==> flow/design.v <==
module cordic_pipelined #(
    parameter MODE                    = 0,      
    parameter STAGES                  = 16,
    parameter CORDIC_WIDTH            = 16,
    parameter CORDIC_INTERNAL_WIDTH   = 20,
    parameter SFIXED_ZERO             = 32'd0,
    parameter SFIXED_PI               = 32'h3243F6A8,
    parameter SFIXED_PI_OVER_2        = 32'h1921FB54,
    parameter SFIXED_TWO_PI           = 32'h6487ED51
)(
    input  wire                                clk,
    input  wire                                rst,
    input  wire                                valid_in,
    input  wire  signed [CORDIC_WIDTH-1:0]      x_in,
    input  wire  signed [CORDIC_WIDTH-1:0]      y_in,
    input  wire  signed [CORDIC_INTERNAL_WIDTH-1:0] z_in,
    output reg                                 valid_out,
    output wire signed [CORDIC_WIDTH-1:0]      x_out,
    output wire signed [CORDIC_WIDTH-1:0]      y_out,
    output wire signed [CORDIC_WIDTH-1:0]      z_out
);
    wire signed [31:0] ANGLES [0:31];
    assign ANGLES[0]  = 32'h0000C90F;
    assign ANGLES[1]  = 32'h000076B1;
    assign ANGLES[2]  = 32'h00003EB6;
    assign ANGLES[3]  = 32'h00001FD5;
    assign ANGLES[4]  = 32'h00000FFA;
	 assign ANGLES[5]  = 32'h000007FF;
    assign ANGLES[6]  = 32'h000003FF;
    assign ANGLES[7]  = 32'h000001FF;
    assign ANGLES[8]  = 32'h000000FF;
    assign ANGLES[9]  = 32'h0000007F;
    assign ANGLES[10] = 32'h0000003F;
    assign ANGLES[11] = 32'h0000001F;
	  assign ANGLES[12] = 32'h0000000F;
    assign ANGLES[13] = 32'h00000007;
    assign ANGLES[14] = 32'h00000003;
    assign ANGLES[15] = 32'h00000001;
    assign ANGLES[16] = 32'h00000000;
    assign ANGLES[17] = 32'h00000000;
    assign ANGLES[18] = 32'h00000000;
	  assign ANGLES[19] = 32'h00000000;
    assign ANGLES[20] = 32'h00000000;
    assign ANGLES[21] = 32'h00000000;
    assign ANGLES[22] = 32'h00000000;
    assign ANGLES[23] = 32'h00000000;
    assign ANGLES[24] = 32'h00000000;
    assign ANGLES[25] = 32'h00000000;
    assign ANGLES[26] = 32'h00000000;
    assign ANGLES[27] = 32'h00000000;
	  assign ANGLES[28] = 32'h00000000;
    assign ANGLES[29] = 32'h00000000;
    assign ANGLES[30] = 32'h00000000;
    assign ANGLES[31] = 32'h00000000;
	  reg signed [CORDIC_INTERNAL_WIDTH-1:0] x_pipe [0:STAGES];
    reg signed [CORDIC_INTERNAL_WIDTH-1:0] y_pipe [0:STAGES];
    reg signed [CORDIC_INTERNAL_WIDTH-1:0] z_pipe [0:STAGES];
    reg [1:0]  quadrant_stages [0:STAGES];
    reg        valid_pipe      [0:STAGES];
    reg signed [CORDIC_INTERNAL_WIDTH-1:0] x_corrected,y_corrected,z_wrapped;
    localparam [31:0] PI_SH         = SFIXED_PI        >> 12;
    localparam [31:0] PI_OVER_2_SH  = SFIXED_PI_OVER_2 >> 12;
    localparam [31:0] TWO_PI_SH     = SFIXED_TWO_PI    >> 12;
    localparam signed [CORDIC_INTERNAL_WIDTH-1:0] Z_ZERO      = 0;
    localparam signed [CORDIC_INTERNAL_WIDTH-1:0] Z_PI        = PI_SH[CORDIC_INTERNAL_WIDTH-1:0];
    localparam signed [CORDIC_INTERNAL_WIDTH-1:0] Z_PI_OVER_2 = PI_OVER_2_SH[CORDIC_INTERNAL_WIDTH-1:0];
    localparam signed [CORDIC_INTERNAL_WIDTH-1:0] Z_TWO_PI    = TWO_PI_SH[CORDIC_INTERNAL_WIDTH-1:0];
    always @(posedge clk) begin
      if (rst) begin
         x_pipe[0] <= 0; y_pipe[0] <= 0; z_pipe[0] <= 0;
         quadrant_stages[0] <= 2'b00;
         valid_pipe[0] <= 0;
      end else begin
         z_wrapped = z_in;
         if (z_wrapped >  Z_PI)   z_wrapped =  z_wrapped-Z_TWO_PI;
         else if (z_wrapped <= -Z_PI) z_wrapped =  z_wrapped+Z_TWO_PI;
         if((z_wrapped>=Z_ZERO)&&(z_wrapped<=Z_PI_OVER_2)) begin
            quadrant_stages[0]<=2'b00;  z_pipe[0]<=z_wrapped;
         end
			else if((z_wrapped>Z_PI_OVER_2)&&((z_wrapped<=Z_PI)||(z_wrapped>= -Z_PI_OVER_2))) begin
            quadrant_stages[0]<=2'b01;  z_pipe[0]<=Z_PI-z_wrapped;
         end
         else if((z_wrapped<Z_ZERO)&&(z_wrapped>=-Z_PI_OVER_2)) begin
            quadrant_stages[0]<=2'b11;  z_pipe[0]<= -z_wrapped;
         end
			else begin
            quadrant_stages[0]<=2'b10;  z_pipe[0]<= -(Z_PI+z_wrapped);
         end
         x_pipe[0] <= {{(CORDIC_INTERNAL_WIDTH-CORDIC_WIDTH){x_in[CORDIC_WIDTH-1]}},x_in};
         y_pipe[0] <= {{(CORDIC_INTERNAL_WIDTH-CORDIC_WIDTH){y_in[CORDIC_WIDTH-1]}},y_in};
         valid_pipe[0] <= valid_in;
      end
   end
   genvar i;
   generate
      for (i=0; i<STAGES; i=i+1) begin : STAGES_GEN
         reg signed [CORDIC_INTERNAL_WIDTH-1:0] angle, dx, dy;
         reg sigma;
         always @(posedge clk) begin
           angle = ANGLES[i];
           sigma = (MODE==0) ? z_pipe[i][CORDIC_INTERNAL_WIDTH-1] : y_pipe[i][CORDIC_INTERNAL_WIDTH-1];
            dx    = (y_pipe[i] >>> i);
            dy    = (x_pipe[i] >>> i);
            if (sigma==0) begin
               x_pipe[i+1] <= x_pipe[i] - dx;
               y_pipe[i+1] <= y_pipe[i] + dy;
               z_pipe[i+1] <= z_pipe[i] - angle;
            end else begin
              x_pipe[i+1] <= x_pipe[i] + dx;
               y_pipe[i+1] <= y_pipe[i] - dy;
               z_pipe[i+1] <= z_pipe[i] + angle;
            end
            valid_pipe[i+1]      <= rst ? 1'b0 : valid_pipe[i];
            quadrant_stages[i+1] <= quadrant_stages[i];
         end
      end
   endgenerate
	 always @(posedge clk) begin
      case(quadrant_stages[STAGES])
         2'b00:  begin x_corrected <=  x_pipe[STAGES]; y_corrected <= y_pipe[STAGES]; end
         2'b11:  begin x_corrected <=  x_pipe[STAGES]; y_corrected <= -y_pipe[STAGES];end
         default:begin x_corrected <= -x_pipe[STAGES]; y_corrected <=  y_pipe[STAGES];end
      endcase
      valid_out <= rst ? 1'b0 : valid_pipe[STAGES];
   end
   assign x_out = x_corrected[CORDIC_WIDTH-1:0];
   assign y_out = y_corrected[CORDIC_WIDTH-1:0];
   assign z_out = z_pipe[STAGES][CORDIC_WIDTH-1:0];
endmodule
module cordic_oscillator #(
    parameter SFIXED_WIDTH = 32,            
    parameter CORDIC_WIDTH = 16,            
    parameter SFIXED_TWO_PI = 32'h6487ED51,          
    parameter SFIXED_ZERO   = 32'd0,
    parameter CORDIC_GAIN   = 16'h26DD           
	 )(
    input  wire                      clk,
    input  wire                      rst,
    input  wire                      ce,
    input  wire signed [SFIXED_WIDTH-1:0] tuning_word,
    output wire signed [CORDIC_WIDTH-1:0] sin_out,
    output wire signed [CORDIC_WIDTH-1:0] cos_out,
    output wire                      valid_out
);
    reg signed [SFIXED_WIDTH-1:0] phase_acc;
    reg signed [SFIXED_WIDTH-1:0] next_phase;
    localparam signed [SFIXED_WIDTH-1:0] TWO_PI_S = SFIXED_TWO_PI;
    always @(posedge clk) begin
        if (rst) begin
            phase_acc <= {SFIXED_WIDTH{1'b0}};
        end
		  else if (ce) begin
            next_phase = phase_acc + tuning_word;
            if (next_phase >= TWO_PI_S)
                phase_acc <= next_phase - TWO_PI_S;
            else if (next_phase < 0)
                phase_acc <= next_phase + TWO_PI_S;
            else
                phase_acc <= next_phase;
        end
    end
    wire signed [CORDIC_WIDTH-1:0] x_fixed  = CORDIC_GAIN;   
    wire signed [CORDIC_WIDTH-1:0] y_fixed  = {CORDIC_WIDTH{1'b0}};
    wire signed [CORDIC_WIDTH-1:0] x_out;
    wire signed [CORDIC_WIDTH-1:0] y_out;
    wire        valid_pipe;
	 cordic_pipelined cordic_inst (
        .clk       (clk),
        .rst       (rst),
        .x_in      (x_fixed),
        .y_in      (y_fixed),
        .z_in      (phase_acc[31:12]),
        .x_out     (x_out),
        .y_out     (y_out),
        .z_out     (),           
        .valid_in  (1'b1),
        .valid_out (valid_pipe)
    );
    assign sin_out   = y_out;
    assign cos_out   = x_out;
    assign valid_out = valid_pipe;
endmodule
* From RTL to reports: cordic_oscillator
Tool output for the design above, in the order of the flow.
Line numbers count from 1 in the design file above.
Operators: Yosys type, input widths -> output width; for muxes data width and select width s.
Library cell names are shortened.
Not given: -
- Design top :: cordic_oscillator
- Clock port :: clk
- Cell library :: sky130hd
- Library corner :: tt_025C_1v80

* After elaboration
Source: Yosys, flattened and elaborated. Widths are those after wreduce. Registers that Yosys merges into a memory's read port (data or address) are not register bits. Print and check cells do not count. Equal cells are merged and count once.
- Register bits after elaboration :: 1076
- Bits in latches :: 0
- Bits in writable memories :: 0
- ROM bits :: 0
- Clocked read ports x word width :: 0
- Memory cells :: 0
- Input port bits :: 35
- Add/sub/neg operators :: 102
- Multipliers :: 0
- Div/mod/pow operators :: 0
- Order comparisons :: 10
- Equality and inequality tests :: 1
- Shifts and indexed selects :: 0
- Muxes and demuxes :: 60
- Bitwise gates (word level) :: 0
- Reduce/logical cells :: 8
** Operators by type and width (number)
- $mux 20 :: 50
- $mux 32 :: 2
- $mux 16 :: 4
- $add 20x14->20 :: 3
- $sub 20x14->20 :: 3
- $add 20x10->20 :: 2
- $sub 20x10->20 :: 2
- $add 20x11->20 :: 2
- $sub 20x11->20 :: 2
- $add 20x12->20 :: 2
- $sub 20x12->20 :: 2
- $add 20x13->20 :: 2
- $sub 20x13->20 :: 2
- $add 20x15->20 :: 2
- $sub 20x15->20 :: 2
- $add 20x16->20 :: 2
- $sub 20x16->20 :: 2
- $add 20x17->20 :: 2
- $sub 20x17->20 :: 2
- $add 20x18->20 :: 2
- $sub 20x18->20 :: 2
- $le 20x19->1 const B :: 2
- $add 20x6->20 :: 2
- $sub 20x6->20 :: 2
- $add 20x7->20 :: 2
- $sub 20x7->20 :: 2
- $add 20x8->20 :: 2
- $sub 20x8->20 :: 2
Other operator kinds: 62; their cells: 73.

* Logic depth
Yosys ltp: most cells in a row. Word level: on the elaborated netlist, between registers, memories and ports. Mapped: between sequential cells and ports; inverters and the memories' decode and read muxes count.
- Depth in word-level cells :: 9
- ABC_AREA :: 0
- Gate-level depth with buffers :: 18

* After synthesis
Source: synth_stat.txt of the flow (Yosys; design flattened, memories mapped). It holds for the ABC_AREA given above (unset counts as 0); a run with the other value may have another netlist.
Totals and module areas in this step are rounded.
** Cells by type (number)
- dfxtp_1 :: 1011
- ha_1 :: 914
- xnor2_1 :: 704
- a21oi_1 :: 599
- xor2_1 :: 331
- nor2_1 :: 729
- o21ai_0 :: 445
- nor3_1 :: 354
- a21o_1 :: 230
- inv_1 :: 403
- nand2_1 :: 390
- nor2b_1 :: 157
- fa_1 :: 44
- a211oi_1 :: 114
- nand3_1 :: 150
- o21bai_1 :: 94
- a31oi_1 :: 112
- o21a_1 :: 93
Other cell types: 82; their cells: 1058.
- Standard cells after synthesis :: 7932
- Cell area after synthesis :: 69000 um2
- Sequential area :: 20000 um2
- Flip-flops :: 1011
- Buffer cells :: 135
By module: a second synthesis without flattening, with its own total; a netlist apart from the flattened one above.
- Cell total of the unflattened synthesis :: 8889
- Area total of the unflattened synthesis :: 76000 um2
Each row is one instance without its submodules.
** By module
- cordic_pipelined :: times used 1, cells 8236, area 71000 um2, seq. area 22000 um2
- cordic_oscillator :: times used 1, cells 653, area 4700 um2, seq. area 640 um2

* Worst setup path after synthesis
OpenSTA on the mapped netlist: ideal clock, no wires. The path of least setup slack (recovery checks aside). Input and output delay are each 20% of the period. Register names are those of the netlist, which keeps one name where synthesis merged equal registers.
- Path kind :: input -> register
- Start :: input port (no name shown)
- End :: register phase_acc[22]
- Clock period :: 5.5 ns
- Input delay :: 1.100 ns
- Library setup time :: 0.129 ns
- Launch time at the first pin :: 1.100 ns
- Arrival time :: 4.574 ns
- Data required time :: 5.371 ns
- Slack :: 0.798 ns
- Path delay :: 3.603 ns
- Stages on the path :: 15
- Buffers on the path :: 1
- Synthesis period reached :: 4.702 ns
"path delay" = arrival - input delay + setup time.
"stages on the path": output pins that drive a net of the path, with the launching flip-flop's if there is one; two outputs of one cell count as two.
"synthesis period reached" is the clock period less the worst setup slack; recovery checks do not enter. This is arithmetic on one report: input and output delays are still those of the set period (20% each).
Between the ends stands the longest chain of elaborated cells between them, by number of cells; it is not shown to be the way that was timed. Of several equally long chains one is given.
Each line given opens the expression or statement behind the cell; cells for indexed reads and writes are added by Yosys, which also makes memories of some case tables.
At most two assigning lines are given for a register; there are more.
- Cell sequence :: ha_1 -> fa_1 -> a21oi_1 -> o2111ai_1 -> and3_1 -> o211ai_1 -> a31oi_2 -> a41oi_1 -> xnor2_1 -> or2_2 -> o311a_1 -> buf_2 -> a31oi_1 -> xor2_1 -> o21ai_0
- Cells in the longest elaborated chain :: 4
- Elaborated cells between the ends (all ways) :: 7
- Classes of those cells :: add/sub (3); compare (2); mux (2)
** RTL lines, path post-synthesis
- start, declared :: line 140
- $add 32x32->32 :: line 153
- $add 32x32->32 :: line 157 : phase_acc <= next_phase + TWO_PI_S;
- $mux 32 :: line 156 : else if (next_phase < 0)
- $mux 32 :: line 154 : if (next_phase >= TWO_PI_S)
- end, assigned :: line 155 : phase_acc <= next_phase - TWO_PI_S;
- end, assigned :: line 157
- end, declared :: line 145 : reg signed [SFIXED_WIDTH-1:0] phase_acc;

* Path in the finished layout
Path of least setup slack in the final report of flow run 1 (OpenROAD, finished layout, wires in). Where an end is a register, its clock arrival counts in the times.
- Path kind :: input -> register
- Start :: input port (no name shown)
- End :: register phase_acc[8]
- Clock period :: 4.65 ns
- Input delay :: 0.93 ns
- Library setup time :: 0.15 ns
- Launch time at the first pin :: 0.93 ns
- Arrival time :: 5.08 ns
- Data required time :: 5.21 ns
- Slack :: 0.13 ns
- Stages on the path :: 18
- Buffers on the path :: 4
Between the ends stands the longest chain of elaborated cells between them, by number of cells; it is not shown to be the way that was timed. Of several equally long chains one is given.
At most two assigning lines are given for a register; there are more.
- Cell sequence :: clkdlybuf4s50_1 -> ha_1 -> fa_1 -> a21oi_2 -> o2111ai_2 -> and3_2 -> o211ai_1 -> buf_4 -> nor4b_1 -> nor3b_1 -> a211oi_1 -> buf_4 -> a21oi_1 -> o311a_2 -> buf_12 -> a21o_1 -> xnor2_1 -> o21ai_0
- Cells in the longest elaborated chain :: 4
- Elaborated cells between the ends (all ways) :: 7
- Classes of those cells :: add/sub (3); compare (2); mux (2)
** RTL lines, path post-layout
- start, declared :: line 140
- $add 32x32->32 :: line 153
- $add 32x32->32 :: line 157 : phase_acc <= next_phase + TWO_PI_S;
- $mux 32 :: line 156 : else if (next_phase < 0)
- $mux 32 :: line 154 : if (next_phase >= TWO_PI_S)
- end, assigned :: line 155 : phase_acc <= next_phase - TWO_PI_S;
- end, assigned :: line 157
- end, declared :: line 145 : reg signed [SFIXED_WIDTH-1:0] phase_acc;

==> runs of cordic_oscillator <==
Top module cordic_oscillator; platform sky130hd; tools Yosys and OpenROAD; 5 stored runs in no particular order. Input and output delays are each 20% of the period that was set; the output load is 0.01 pF.
"clock period reached" = clock period - worst setup slack. The figure is calculated, with input and output delays left at 20% of the set period.
"critical path time" is the time allowed to the run's worst setup path (the clock period less input and output delay, where it has them) less its slack. Clock arrival times count: a late capture clock shortens it, a late launch clock lengthens it.
Measured values are rounded.

** Flow run 1
- Settings :: ABC_AREA=0; CELL_PAD_IN_SITES_GLOBAL_PLACEMENT=1; CORE_UTILIZATION=52; GPL_ROUTABILITY_DRIVEN=0; GPL_TIMING_DRIVEN=1; TNS_END_PERCENT=95; period_ns=4.65; CAP_MARGIN=20; CORE_MARGIN=2; SLEW_MARGIN=20
- Lowest setup slack :: 0.13 ns
- Worst hold slack after layout :: 0.33 ns
- Die size :: 130000 um2
- Final utilization :: 59 %
- Critical path time :: 3.59 ns
- Worst setup path type :: input -> register
- Clock period reached :: 4.523 ns
- Yosys chip area after synthesis :: 69000 um2
- Standard-cell area after routing :: 77000 um2

** Flow run 2
- Settings :: ABC_AREA=1; CELL_PAD_IN_SITES_GLOBAL_PLACEMENT=0; CORE_ASPECT_RATIO=1.69; CTS_CLUSTER_SIZE=95; GPL_ROUTABILITY_DRIVEN=0; GPL_TIMING_DRIVEN=0; HOLD_SLACK_MARGIN=0.14; MAX_ROUTING_LAYER=met4; MIN_ROUTING_LAYER=met1; SLEW_MARGIN=10; period_ns=5.5; CAP_MARGIN=20; CORE_MARGIN=2; CORE_UTILIZATION=40
- Lowest setup slack :: 0.48 ns
- Worst hold slack after layout :: 0.31 ns
- Die size :: 180000 um2
- Final utilization :: 44 %
- Critical path time :: 5.02 ns
- Worst setup path type :: register -> register
- Clock period reached :: 5.020 ns
- Yosys chip area after synthesis :: 70000 um2
- Standard-cell area after routing :: 77000 um2

** Flow run 3
- Settings :: ABC_AREA=1; CELL_PAD_IN_SITES_GLOBAL_PLACEMENT=0; CORE_ASPECT_RATIO=1.69; CTS_CLUSTER_SIZE=95; GPL_ROUTABILITY_DRIVEN=0; GPL_TIMING_DRIVEN=0; MAX_ROUTING_LAYER=met4; MIN_ROUTING_LAYER=met1; SLEW_MARGIN=10; period_ns=5.5; CAP_MARGIN=20; CORE_MARGIN=2; CORE_UTILIZATION=40
- Lowest setup slack :: 0.48 ns
- Worst hold slack after layout :: 0.31 ns
- Die size :: 180000 um2
- Final utilization :: 44 %
- Critical path time :: 5.02 ns
- Worst setup path type :: register -> register
- Clock period reached :: 5.020 ns
- Yosys chip area after synthesis :: 70000 um2
- Standard-cell area after routing :: 77000 um2

** Flow run 4
- Settings :: ABC_AREA=1; CELL_PAD_IN_SITES_GLOBAL_PLACEMENT=1; period_ns=4.65; CAP_MARGIN=20; CORE_MARGIN=2; CORE_UTILIZATION=40; SLEW_MARGIN=20
- Lowest setup slack :: 0.43 ns
- Worst hold slack after layout :: 0.32 ns
- Die size :: 180000 um2
- Final utilization :: 45 %
- Critical path time :: 4.22 ns
- Worst setup path type :: register -> register
- Clock period reached :: 4.216 ns
- Yosys chip area after synthesis :: 70000 um2
- Standard-cell area after routing :: 79000 um2

** Flow run 5
- Settings :: CELL_PAD_IN_SITES_GLOBAL_PLACEMENT=3; CORE_ASPECT_RATIO=1.55; CORE_UTILIZATION=58; GPL_TIMING_DRIVEN=1; MAX_ROUTING_LAYER=met4; MIN_ROUTING_LAYER=met2; PLACE_DENSITY_LB_ADDON=0.15; SETUP_SLACK_MARGIN=0.64; TNS_END_PERCENT=70; period_ns=3.32; CAP_MARGIN=20; CORE_MARGIN=2; SLEW_MARGIN=20
- Outcome :: stopped before the end: placement reported FLW-0024
